==> flow/design.v <==
module detect_module 
(
    CLK, RSTn,
	 RX_Pin_In,
	 H2L_Sig
);
    input CLK;
	 input RSTn;
	 input RX_Pin_In;
	 output H2L_Sig;
	 reg H2L_F1;
	 reg H2L_F2;
	 always @ ( posedge CLK or negedge RSTn )
	     if( !RSTn )
		      begin
				    H2L_F1 <= 1'b1;
					 H2L_F2 <= 1'b1;
				end
		  else
		      begin
				    H2L_F1 <= RX_Pin_In;
					 H2L_F2 <= H2L_F1;
				end
	assign H2L_Sig = H2L_F2 & !H2L_F1;
endmodule
module rx_bps_module
(
    CLK, RSTn,
	 Count_Sig, 
	 BPS_CLK
);
    input CLK;
	 input RSTn;
	 input Count_Sig;
	 output BPS_CLK;
	 reg [12:0]Count_BPS;
	 always @ ( posedge CLK or negedge RSTn )
	    if( !RSTn )
		     Count_BPS <= 13'd0;
		 else if( Count_BPS == 13'd5207 )
		     Count_BPS <= 13'd0;
		 else if( Count_Sig )
		     Count_BPS <= Count_BPS + 1'b1;
		 else
		     Count_BPS <= 13'd0;
    assign BPS_CLK = ( Count_BPS == 12'd2604 ) ? 1'b1 : 1'b0;
endmodule
module rx_control_module
(
    CLK, RSTn,
	 H2L_Sig, RX_Pin_In, BPS_CLK, RX_En_Sig,
    Count_Sig, RX_Data, RX_Done_Sig
);
    input CLK;
	 input RSTn;
	 input H2L_Sig;
	 input RX_En_Sig;
	 input RX_Pin_In;
	 input BPS_CLK;
	 output Count_Sig;
	 output [7:0]RX_Data;
	 output RX_Done_Sig;
	 reg [3:0]i;
	 reg [7:0]rData;
	 reg isCount;
	 reg isDone;
	 always @ ( posedge CLK or negedge RSTn )
	     if( !RSTn )
		      begin 
		          i <= 4'd0;
					 rData <= 8'd0;
					 isCount <= 1'b0;
					 isDone <= 1'b0;	 
				end
		  else if( RX_En_Sig )
		      case ( i )
			       4'd0 :
					 if( H2L_Sig ) begin i <= i + 1'b1; isCount <= 1'b1; end
					 4'd1 : 
					 if( BPS_CLK ) begin i <= i + 1'b1; end
					 4'd2, 4'd3, 4'd4, 4'd5, 4'd6, 4'd7, 4'd8, 4'd9 :
					 if( BPS_CLK ) begin i <= i + 1'b1; rData[ i - 2 ] <= RX_Pin_In; end
					 4'd10 :
					 if( BPS_CLK ) begin i <= i + 1'b1; end
					 4'd11 :
					 if( BPS_CLK ) begin i <= i + 1'b1; end
					 4'd12 :
					 begin i <= i + 1'b1; isDone <= 1'b1; isCount <= 1'b0; end
					 4'd13 :
					 begin i <= 4'd0; isDone <= 1'b0; end
				endcase
	 assign Count_Sig = isCount;
	 assign RX_Data = rData;
	 assign RX_Done_Sig = isDone;
endmodule
module rx_module
(
    CLK, RSTn,
    RX_Pin_In, RX_En_Sig,
	 RX_Done_Sig, RX_Data
);
    input CLK;
	 input RSTn;
	 input RX_Pin_In;
	 input RX_En_Sig;
	 output [7:0]RX_Data;
	 output RX_Done_Sig;
	 wire H2L_Sig;
	 detect_module U1
	 (
	     .CLK( CLK ),
		  .RSTn( RSTn ),
		  .RX_Pin_In( RX_Pin_In ),     
		  .H2L_Sig( H2L_Sig )          
	 );
	 wire BPS_CLK;
	 rx_bps_module U2
	 (
	     .CLK( CLK ),
		  .RSTn( RSTn ),
		  .Count_Sig( Count_Sig ),    
		  .BPS_CLK( BPS_CLK )         
	 );
	 wire Count_Sig;
	 rx_control_module U3
	 (
	     .CLK( CLK ),
		  .RSTn( RSTn ),
		  .H2L_Sig( H2L_Sig ),       
		  .RX_En_Sig( RX_En_Sig ),   
		  .RX_Pin_In( RX_Pin_In ),   
		  .BPS_CLK( BPS_CLK ),       
		  .Count_Sig( Count_Sig ),     
		  .RX_Data( RX_Data ),         
		  .RX_Done_Sig( RX_Done_Sig )  
	 );
endmodule
module control_module
(
    CLK, RSTn,
	RX_Done_Sig,
	RX_Data,
	RX_En_Sig,
	RX_Data_Out,
	RX_Valid_Out
);
    input CLK;
	input RSTn;
	input RX_Done_Sig;
	input [7:0]RX_Data;
	output RX_En_Sig;
	output [7:0]RX_Data_Out;
	output RX_Valid_Out;
	reg [7:0]rData_0;
	reg isEn;
	reg isValid;
    always @ ( posedge CLK or negedge RSTn )
	    if( !RSTn )
		    begin rData_0 <= 8'd0; isEn <= 1'b0; isValid <= 1'b0; end
		else if( RX_Done_Sig )     
		    begin rData_0 <= RX_Data; isEn <= 1'b0; isValid <= 1'b1; end
		else begin isEn <= 1'b1; isValid <= 1'b0; end
	assign RX_Data_Out  = rData_0 ;
	assign RX_En_Sig = isEn;
	assign RX_Valid_Out = isValid;
endmodule
module rx_module_demo
(
    CLK, RSTn,
	RX_Pin_In,
	RX_Data_Out,
	RX_Valid_Out
);
    input CLK;
	input RSTn;
	input RX_Pin_In;
    output [7:0]RX_Data_Out;
    output RX_Valid_Out;
	wire RX_Done_Sig;
	wire [7:0]RX_Data;
	rx_module U1
	(
	    .CLK( CLK ),
		.RSTn( RSTn ),
		.RX_Pin_In( RX_Pin_In ),    
		.RX_En_Sig( RX_En_Sig ),    
		.RX_Done_Sig( RX_Done_Sig ),   
		.RX_Data( RX_Data )            
	);
	wire RX_En_Sig;
	wire [7:0]Output_Data;
	wire Output_Valid;
	control_module U2
	(
	    .CLK( CLK ),
	    .RSTn( RSTn ),
		.RX_Done_Sig( RX_Done_Sig ),   
		.RX_Data( RX_Data ),           
		.RX_En_Sig( RX_En_Sig ),       
		.RX_Data_Out( Output_Data ),   
		.RX_Valid_Out( Output_Valid )  
	);
	 assign RX_Data_Out = Output_Data;
	 assign RX_Valid_Out = Output_Valid;
endmodule
module data_pro
(
	input clk,
	input rstn,
	input [7:0] data_in,
	input data_valid,
	output [15:0] delay_set_a, 
	output [15:0] delay_set_b,
	output [15:0] delay_set_c, 
	output [15:0] delay_set_d,
	output [15:0] duty_cycle,
	output [15:0] sub_clk_feq,
	output [15:0] sub_clk_scl
);
	reg [7:0] funct;
	reg [15:0] data;
	reg [1:0] state;
	reg update;
	reg [15:0] delay_set_a_reg;
	reg [15:0] delay_set_b_reg;
	reg [15:0] delay_set_c_reg;
	reg [15:0] delay_set_d_reg;
	reg [15:0] duty_cycle_reg;
	reg [15:0] sub_clk_feq_reg;
	reg [15:0] sub_clk_scl_reg;
	always @(posedge clk or negedge rstn) begin		 
		if (!rstn) begin
			funct <= 8'd0;
			data <= 15'd0;
			state <= 2'd0;
			update <= 1'b0;
		end
		else if (data_valid) begin
			case (state)							 
				2'd0: begin					 
					funct <= data_in;
					state <= state + 1;
					update <= 1'b0;
				end
				2'd1: begin					 
					data[15:8] <= data_in;
					state <= state +1;
					update <= 1'b0;
				end
				2'd2: begin 					 
					data[7:0] <= data_in;
					state <= 2'd0;
					update <= 1'b1;
				end
				default: begin
					funct <= 8'd0;
					data[15:0] <= 15'd0;
					state <= 2'd0;
					update <= 1'b0;
				end
			endcase
		end
		else begin
			update <= 1'b0;
		end
	end
	always @(posedge clk or negedge rstn) begin		 
		if (!rstn) begin
			delay_set_a_reg <= 15'd0;				 
			delay_set_b_reg <= 15'd10;
			delay_set_c_reg <= 15'd20;
			delay_set_d_reg <= 15'd30;
			duty_cycle_reg <= 15'd5;
			sub_clk_scl_reg <= 15'd1000;
			sub_clk_feq_reg <= 15'd10;
		end
		else if (update) begin
			case (funct)
				8'd65: delay_set_a_reg <= data;
				8'd66: delay_set_b_reg <= data;
				8'd67: delay_set_c_reg <= data;
				8'd68: delay_set_d_reg <= data;
				8'd69: duty_cycle_reg <= data;
				8'd70: if (data != 16'd0) sub_clk_feq_reg <= data;	 
				8'd83: if (data != 16'd0) sub_clk_scl_reg <= data;
				8'd0: ;
				default: ;
			endcase
		end
	end
	assign delay_set_a = delay_set_a_reg;
	assign delay_set_b = delay_set_b_reg;
	assign delay_set_c = delay_set_c_reg;
	assign delay_set_d = delay_set_d_reg;
	assign duty_cycle = duty_cycle_reg;
	assign sub_clk_feq = sub_clk_feq_reg;
	assign sub_clk_scl = sub_clk_scl_reg;
endmodule
module ch_output_module
(
	input clk,
	input rstn,
	input [15:0] sub_clk_feq,
	input [15:0] sub_clk_scl,
	input [15:0] duty_cycle,
	input [15:0] delay_set,
	output ch_output
);
	reg ch_output_reg;
	reg [15:0] sub_clk_count;
	reg [15:0] subsub_clk_count;
	reg [15:0] subsub_count;
	wire [15:0] sub_clk_sum;
	wire [15:0] subsub_clk_sum;
	assign sub_clk_sum = 50000000 / sub_clk_feq;
	assign subsub_clk_sum = 50000000 / sub_clk_scl;
	always @(posedge clk or negedge rstn) begin 
		if (!rstn) begin
			ch_output_reg <= 0;
			sub_clk_count <= 0;
			subsub_clk_count <=0;
			subsub_count <= 0;
		end else if (sub_clk_count >= sub_clk_sum) begin
			sub_clk_count <= 0;
			subsub_clk_count <= 0;
			subsub_count <=0;
			if (delay_set == 0) begin 
				ch_output_reg <= 1;
			end else begin
				ch_output_reg <= 0;
			end
		end else if (subsub_clk_count >= subsub_clk_sum) begin
			subsub_clk_count <= 0;
			subsub_count <= subsub_count + 1;
			if ( (subsub_count < delay_set - 1) & (delay_set != 0) ) begin
				ch_output_reg <= 0;
			end else if (subsub_count < (delay_set + duty_cycle - 1) ) begin 
				ch_output_reg <= 1;
			end else if (subsub_count >= (delay_set + duty_cycle - 1) ) begin 
				ch_output_reg <= 0;
			end
		end else begin
			sub_clk_count <= sub_clk_count + 1;
			subsub_clk_count <= subsub_clk_count + 1;
		end
	end
	assign ch_output = ch_output_reg;
endmodule
module abcd_output
(
	input clk,						 
	input rstn,
	input rx_pin_in,
	output ch_a_output, ch_b_output, ch_c_output, ch_d_output
);
	wire [7:0] rx_data_out;			 
	wire rx_valid;					 
	wire [15:0] delay_set_a;		 
	wire [15:0] delay_set_b;
	wire [15:0] delay_set_c;
	wire [15:0] delay_set_d;		
	wire [15:0] duty_cycle;			 
	wire [15:0] sub_clk_feq;
	wire [15:0] sub_clk_scl;
	rx_module_demo u1				 
	(
		.CLK(clk),
		.RSTn(rstn),
		.RX_Pin_In(rx_pin_in),		 
		.RX_Data_Out(rx_data_out),	 
		.RX_Valid_Out(rx_valid)
	);
	data_pro u2						 
	(
		.clk(clk),
		.rstn(rstn),
		.data_in(rx_data_out),		 
		.data_valid(rx_valid),
		.delay_set_a(delay_set_a),	 
		.delay_set_b(delay_set_b),
		.delay_set_c(delay_set_c),
		.delay_set_d(delay_set_d),
		.duty_cycle(duty_cycle),	 
		.sub_clk_feq(sub_clk_feq),	 
		.sub_clk_scl(sub_clk_scl)	 
	);
	ch_output_module u_a
	(
		.clk(clk),
		.sub_clk_feq(sub_clk_feq),
		.sub_clk_scl(sub_clk_scl),
		.rstn(rstn),
		.delay_set(delay_set_a),
		.duty_cycle(duty_cycle),
		.ch_output(ch_a_output)
	);
	ch_output_module u_b
	(
		.clk(clk),
		.sub_clk_feq(sub_clk_feq),
		.sub_clk_scl(sub_clk_scl),
		.rstn(rstn),
		.delay_set(delay_set_b),
		.duty_cycle(duty_cycle),
		.ch_output(ch_b_output)
	);
	ch_output_module u_c
	(
		.clk(clk),
		.sub_clk_feq(sub_clk_feq),
		.sub_clk_scl(sub_clk_scl),
		.rstn(rstn),
		.delay_set(delay_set_c),
		.duty_cycle(duty_cycle),
		.ch_output(ch_c_output)
	);
	ch_output_module u_d
	(
		.clk(clk),
		.sub_clk_feq(sub_clk_feq),
		.sub_clk_scl(sub_clk_scl),
		.rstn(rstn),
		.delay_set(delay_set_d),
		.duty_cycle(duty_cycle),
		.ch_output(ch_d_output)
	);
endmodule
---- Reports on abcd_output ----
The steps from the RTL of abcd_output to its reports follow in flow order.
Lines are those of the file above, counted from 1.
Cell names lack the library's common part.
Not given: --
set-up
  design top .............................. abcd_output
  clock ................................... clk
  library ................................. sky130hd
  corner .................................. tt_025C_1v80

---- Elaborated design ----
Source: Yosys, flattened and elaborated, memories not mapped. Widths are those after wreduce. Registers that Yosys merges into a memory's read port (data or address) are not register bits. Print and check cells do not count. Equal cells are merged and count once.
cells by class
  $add $sub $neg .......................... 29
  divide/modulo/power cells ............... 2
  $lt $le $gt $ge ......................... 20
  equal/unequal tests ..................... 30
  shift-type cells ........................ 2
  multiplexer cells ....................... 65
  bitwise logic cells ..................... 11
  reduce/logical cells .................... 46
operators by type and width
  cell                                            count
  divider 26 x 16 -> 32 bit with constant A       2
  two-way mux 16 bit                              24
  < comparator 16 x 32 -> 1 bit                   8
  adder 16 x 1 -> 16 bit with constant B          12
  >= comparator 16 bit                            8
  >= comparator 16 x 32 -> 1 bit                  4
  subtractor 32 x 1 -> 32 bit with constant B     4
  nonzero test 16 bit                             5
  subtractor 16 x 1 -> 17 bit with constant B     4
  adder 16 x 16 -> 17 bit                         4
  logical NOT 16 bit                              4
  equality test 8 x 7 -> 1 bit with constant B    7
  case mux 8 bit (select 2 bit)                   3
  variable shift 1 x 33 -> 8 bit                  1
  variable shift 1 x 33 -> 8 bit with constant A  1
  negator 32 -> 33 bit                            1
  two-way mux 1 bit                               30
  AND reduction 2 bit                             13
  two-way mux 13 bit                              2
  equality test 4 bit with constant B             6
  equality test 4 x 3 -> 1 bit with constant B    4
  nonzero test 4 bit                              4
  case mux 4 bit (select 4 bit)                   1
  adder 13 x 1 -> 13 bit with constant B          1
  equality test 13 x 12 -> 1 bit with constant B  1
  equality test 13 bit with constant B            1
  nonzero test 2 bit                              6
  AND reduction 3 bit                             4
Not listed: further kinds 25, cells in them 40.
bit counts
  flip-flop bits (word level) ............. 374
  input bits .............................. 3
  output and inout port bits .............. 4
  elaborated cells ........................ 243

---- Logic depth ----
Longest topological path by Yosys (ltp), each cell counted once; first at word level (registers and memories cut), then after technology mapping (sequential cells cut; the memories' decode and read muxes count).
logic depth
  depth in word-level cells ............... 8
  ABC_AREA ................................ 0
  depth in mapped cells ................... 504
  gate-level depth less buffers ........... 453

---- Netlist ----
Yosys stat after the flow's synthesis: flattened, memories mapped to cells. It holds for the ABC_AREA given above (unset counts as 0); a run with the other value may have another netlist.
Totals and module areas in this step are rounded.
cell types
  cell type  count  total area (µm²)
  ha_1       1,071  1.34E+04
  dfrtp_1    354    8.86E+03
  xnor2_1    500    4,379.2
  a21oi_1    765    3.83E+03
  nor2_1     998    3.75E+03
  o21ai_0    682    3.41E+03
  nand2_1    841    3.16E+03
  xor2_1     335    2.93E+03
  mux2_2     252    2.84E+03
  a21o_1     335    2.51E+03
  nand2b_1   275    1,720.4
  inv_1      457    1.72E+03
  nand3_1    304    1.52E+03
  o21a_1     172    1.29E+03
  nor3_1     251    1.26E+03
  o31ai_1    149    1.12E+03
  nor2b_1    161    1.01E+03
  o211ai_1   108    810.778
Not listed: further types 118, cells in them 1963.
synthesis totals
  standard cells after synthesis .......... 9,973
  chip area (Yosys) ....................... 74,200 µm²
  area of sequential cells ................ 9,380 µm²
  flip-flop cells ......................... 374
  buffer cells ............................ 273
The figures by module come from a second, unflattened synthesis with its own total; it is not the netlist above.
second synthesis, totals
  cells (unflattened synthesis) ........... 31,642
  area (unflattened synthesis) ............ 226,000 µm²
Rows give one instance, submodules left out.
by module
  module             times used  cells  area (µm²)  seq. area (µm²)
  ch_output_module   4           7,758  54,400      1,230
  data_pro           1           392    5,700       3,500
  rx_control_module  1           120    1,100       350
  rx_bps_module      1           75     738         325
  control_module     1           20     385         250
  detect_module      1           3      66.3        52.6
  abcd_output        1           0      0.0         0.0
  rx_module          1           0      0.0         0.0
  rx_module_demo     1           0      0.0         0.0

---- Worst setup path after synthesis ----
Source: OpenSTA report_checks on the synthesized netlist (no wires, ideal clock, input and output delay 20% of the period each), path of least setup slack; recovery checks are left aside. Register names are those of the netlist, which keeps one name where synthesis merged equal registers.
path post-synthesis
  path type ............................... register to register
  start point ............................. register u2.sub_clk_scl_reg[0]
  end point ............................... register u_a.sub_clk_count[13]
  clock period ............................ 110,000 ps
  library setup time ...................... 132 ps
  launch time at the first pin ............ 0 ps
  arrival ................................. 90,816 ps
  required time ........................... 109,868 ps
  slack ................................... 19,052 ps
  path delay .............................. 90,948 ps
  stages .................................. 483
  path buffers ............................ 55
  period reached after synthesis .......... 90,948 ps
"path delay" = arrival - input delay + setup time.
"stages": output pins that drive a net of the path, with the launching flip-flop's if there is one; two outputs of one cell count as two.
"period reached after synthesis" = period - worst setup slack (recovery checks aside). The figure is calculated, with input and output delays left at 20% of the set period.
The rows between start and end are the longest chain of elaborated cells between them; the timing report does not say that the signal goes this way. Where chains are equally long, one stands for them.
Each line given opens the expression or statement behind the cell; cells for indexed reads and writes are added by Yosys, which also makes memories of some case tables.
A register here has more assigning lines than the two given.
on the way, post-synthesis
  cells stage by stage .................... dfrtp_1 -> buf_4 -> buf_4 -> clkbuf_1 -> inv_1 -> clkbuf_1 -> buf_1 -> ha_1 -> clkbuf_1 -> nor4b_1 -> nand2_1 -> nor2_1 -> ha_1 -> xor2_1 -> a32oi_1 -> nor2_1 -> ha_1 -> a21oi_1 -> (+447 left out) -> o21ai_0 -> nand2b_1 -> a21oi_1 -> nor2b_1 -> o21ai_0 -> nand2b_1 -> a21oi_1 -> nor2b_1 -> o21ai_0 -> nand2b_1 -> a21oi_1 -> clkbuf_1 -> and3_1 -> nand4_1 -> nor2_1 -> nand3_1 -> xor2_1 -> nor2_1
  cells in the longest elaborated chain ... 4
  elaborated cells between the ends (all ways) .. 5
  RTL lines with such cells ............... 3
RTL lines, path post-synthesis
  what                       line  text
  start: declaration         230   reg [15:0] sub_clk_scl_reg;
  start: assignment          274   sub_clk_scl_reg <= 15'd1000;
  start: assignment          285   8'd83: if (data != 16'd0) sub_clk_scl_reg <= data;
  divider 26 x 16 -> 32 bit  316   assign subsub_clk_sum = 50000000 / sub_clk_scl;
  >= comparator 16 bit       332   end else if (subsub_clk_count >= subsub_clk_sum) begin
  two-way mux 16 bit         332
  two-way mux 16 bit         323   end else if (sub_clk_count >= sub_clk_sum) begin
  end: assignment            324   sub_clk_count <= 0;
  end: assignment            343   sub_clk_count <= sub_clk_count + 1;
  end: declaration           310   reg [15:0] sub_clk_count;

---- Path in the finished layout ----
From the final timing report of entry A: the path of least setup slack in the routed layout; clock arrival at registers is part of the times.
The report prints the path's times to 10 ps; the period is as set.
path post-layout
  path type ............................... register to register
  start point ............................. register u2.sub_clk_feq_reg[10]
  end point ............................... register u_b.ch_output_reg
  clock period ............................ 66,200 ps
  library setup time ...................... 120 ps
  launch time at the first pin ............ 570 ps
  arrival ................................. 76,420 ps
  required time ........................... 66,650 ps
  slack ................................... -9,770 ps
  stages .................................. 490
  path buffers ............................ 157
The rows between start and end are the longest chain of elaborated cells between them; the timing report does not say that the signal goes this way. Where chains are equally long, one stands for them.
A register here has more assigning lines than the two given.
on the way, post-layout
  cells stage by stage .................... dfrtp_1 -> or4_4 -> nor4_4 -> nand2_1 -> nor2_1 -> ha_2 -> or4_4 -> o22ai_4 -> and2_4 -> ha_4 -> a21oi_2 -> and4_1 -> o21ai_1 -> a211o_1 -> nor2_2 -> ha_4 -> o21ai_2 -> a221o_1 -> (+454 left out) -> nand2b_1 -> a21oi_1 -> nor2b_1 -> o21ai_1 -> nand2b_1 -> a21oi_2 -> nor2b_1 -> o21ai_1 -> nand2b_1 -> a21oi_2 -> nor2b_1 -> o21ai_1 -> nand2b_1 -> a21o_1 -> nand2b_4 -> buf_4 -> nor2_1 -> a21oi_1
  cells in the longest elaborated chain ... 4
  elaborated cells between the ends (all ways) .. 6
  RTL lines with such cells ............... 2
RTL lines, path post-layout
  what                       line  text
  start: declaration         229   reg [15:0] sub_clk_feq_reg;
  start: assignment          275   sub_clk_feq_reg <= 15'd10;
  start: assignment          284   8'd70: if (data != 16'd0) sub_clk_feq_reg <= data;
  divider 26 x 16 -> 32 bit  315   assign sub_clk_sum = 50000000 / sub_clk_feq;
  >= comparator 16 bit       323   end else if (sub_clk_count >= sub_clk_sum) begin
  nonzero test 2 bit         --
  AND reduction 2 bit        --
  end: assignment            319   ch_output_reg <= 0;
  end: assignment            328   ch_output_reg <= 1;
  end: declaration           309   reg ch_output_reg;

Top module abcd_output; platform sky130hd; tools Yosys and OpenROAD; 5 stored runs in no particular order. Input and output delays are each 20% of the period that was set; the output load is 0.01 pF.
"period reached" means the clock period less the worst setup slack. The figure is calculated, with input and output delays left at 20% of the set period.
Results are given in rounded form.

---- entry A ----
settings
  period_ns = 66.2
  CAP_MARGIN = 20
  CORE_MARGIN = 2
  CORE_UTILIZATION = 40
  SLEW_MARGIN = 20
results
  standard-cell area after layout ......... 112,000 µm²
  period reached .......................... 75,966 ps
  worst hold slack in the final report .... 362 ps
  setup slack of the critical path ........ -9,770 ps
  die area ................................ 189,000 µm²
  synthesized cell area ................... 74,200 µm²

---- entry B ----
settings
  ABC_AREA = 1
  CAP_MARGIN = 30
  CORE_ASPECT_RATIO = 0.77
  CORE_MARGIN = 8
  CORE_UTILIZATION = 50
  CTS_CLUSTER_DIAMETER = 75
  PLACE_DENSITY = 0.69
  SETUP_SLACK_MARGIN = -2.0
  SLEW_MARGIN = 25
  period_ns = 95.9
results
  die area ................................ 166,000 µm²
  standard-cell area after layout ......... 79,800 µm²
  period reached .......................... 83,436 ps
  setup slack of the critical path ........ 12,500 ps
  worst hold slack in the final report .... 373 ps
  synthesized cell area ................... 76,300 µm²

---- entry C ----
settings
  ABC_AREA = 1
  CAP_MARGIN = 30
  CELL_PAD_IN_SITES_GLOBAL_PLACEMENT = 1
  CORE_ASPECT_RATIO = 0.77
  CORE_MARGIN = 8
  CORE_UTILIZATION = 33
  CTS_CLUSTER_DIAMETER = 75
  GPL_ROUTABILITY_DRIVEN = 0
  PLACE_DENSITY_LB_ADDON = 0.25
  SETUP_SLACK_MARGIN = -2.0
  SLEW_MARGIN = 25
  period_ns = 95.9
results
  period reached .......................... 84,510 ps
  setup slack of the critical path ........ 11,400 ps
  synthesized cell area ................... 76,300 µm²
  standard-cell area after layout ......... 81,400 µm²
  worst hold slack in the final report .... 368 ps
  die area ................................ 247,000 µm²

---- entry D ----
settings
  CELL_PAD_IN_SITES_DETAIL_PLACEMENT = 0
  CORE_ASPECT_RATIO = 0.97
  CORE_MARGIN = 3
  CORE_UTILIZATION = 69
  MIN_ROUTING_LAYER = met1
  PLACE_DENSITY_LB_ADDON = 0.17
  SETUP_SLACK_MARGIN = 5.0
  period_ns = 114.0
  CAP_MARGIN = 20
  SLEW_MARGIN = 20
results
  period reached .......................... 100,880 ps
  worst hold slack in the final report .... 363 ps
  standard-cell area after layout ......... 77,000 µm²
  synthesized cell area ................... 74,200 µm²
  die area ................................ 111,000 µm²
  setup slack of the critical path ........ 13,100 ps

---- entry E ----
settings
  ABC_AREA = 1
  CAP_MARGIN = 30
  CELL_PAD_IN_SITES_GLOBAL_PLACEMENT = 1
  CORE_ASPECT_RATIO = 0.77
  CORE_MARGIN = 9
  CORE_UTILIZATION = 33
  CTS_CLUSTER_DIAMETER = 198
  GPL_ROUTABILITY_DRIVEN = 0
  PLACE_DENSITY_LB_ADDON = 0.25
  SETUP_SLACK_MARGIN = -2.0
  SLEW_MARGIN = 25
  TNS_END_PERCENT = 35
  period_ns = 95.9
results
  standard-cell area after layout ......... 81,100 µm²
  setup slack of the critical path ........ 12,100 ps
  synthesized cell area ................... 76,300 µm²
  die area ................................ 249,000 µm²
  worst hold slack in the final report .... 362 ps
  period reached .......................... 83,776 ps
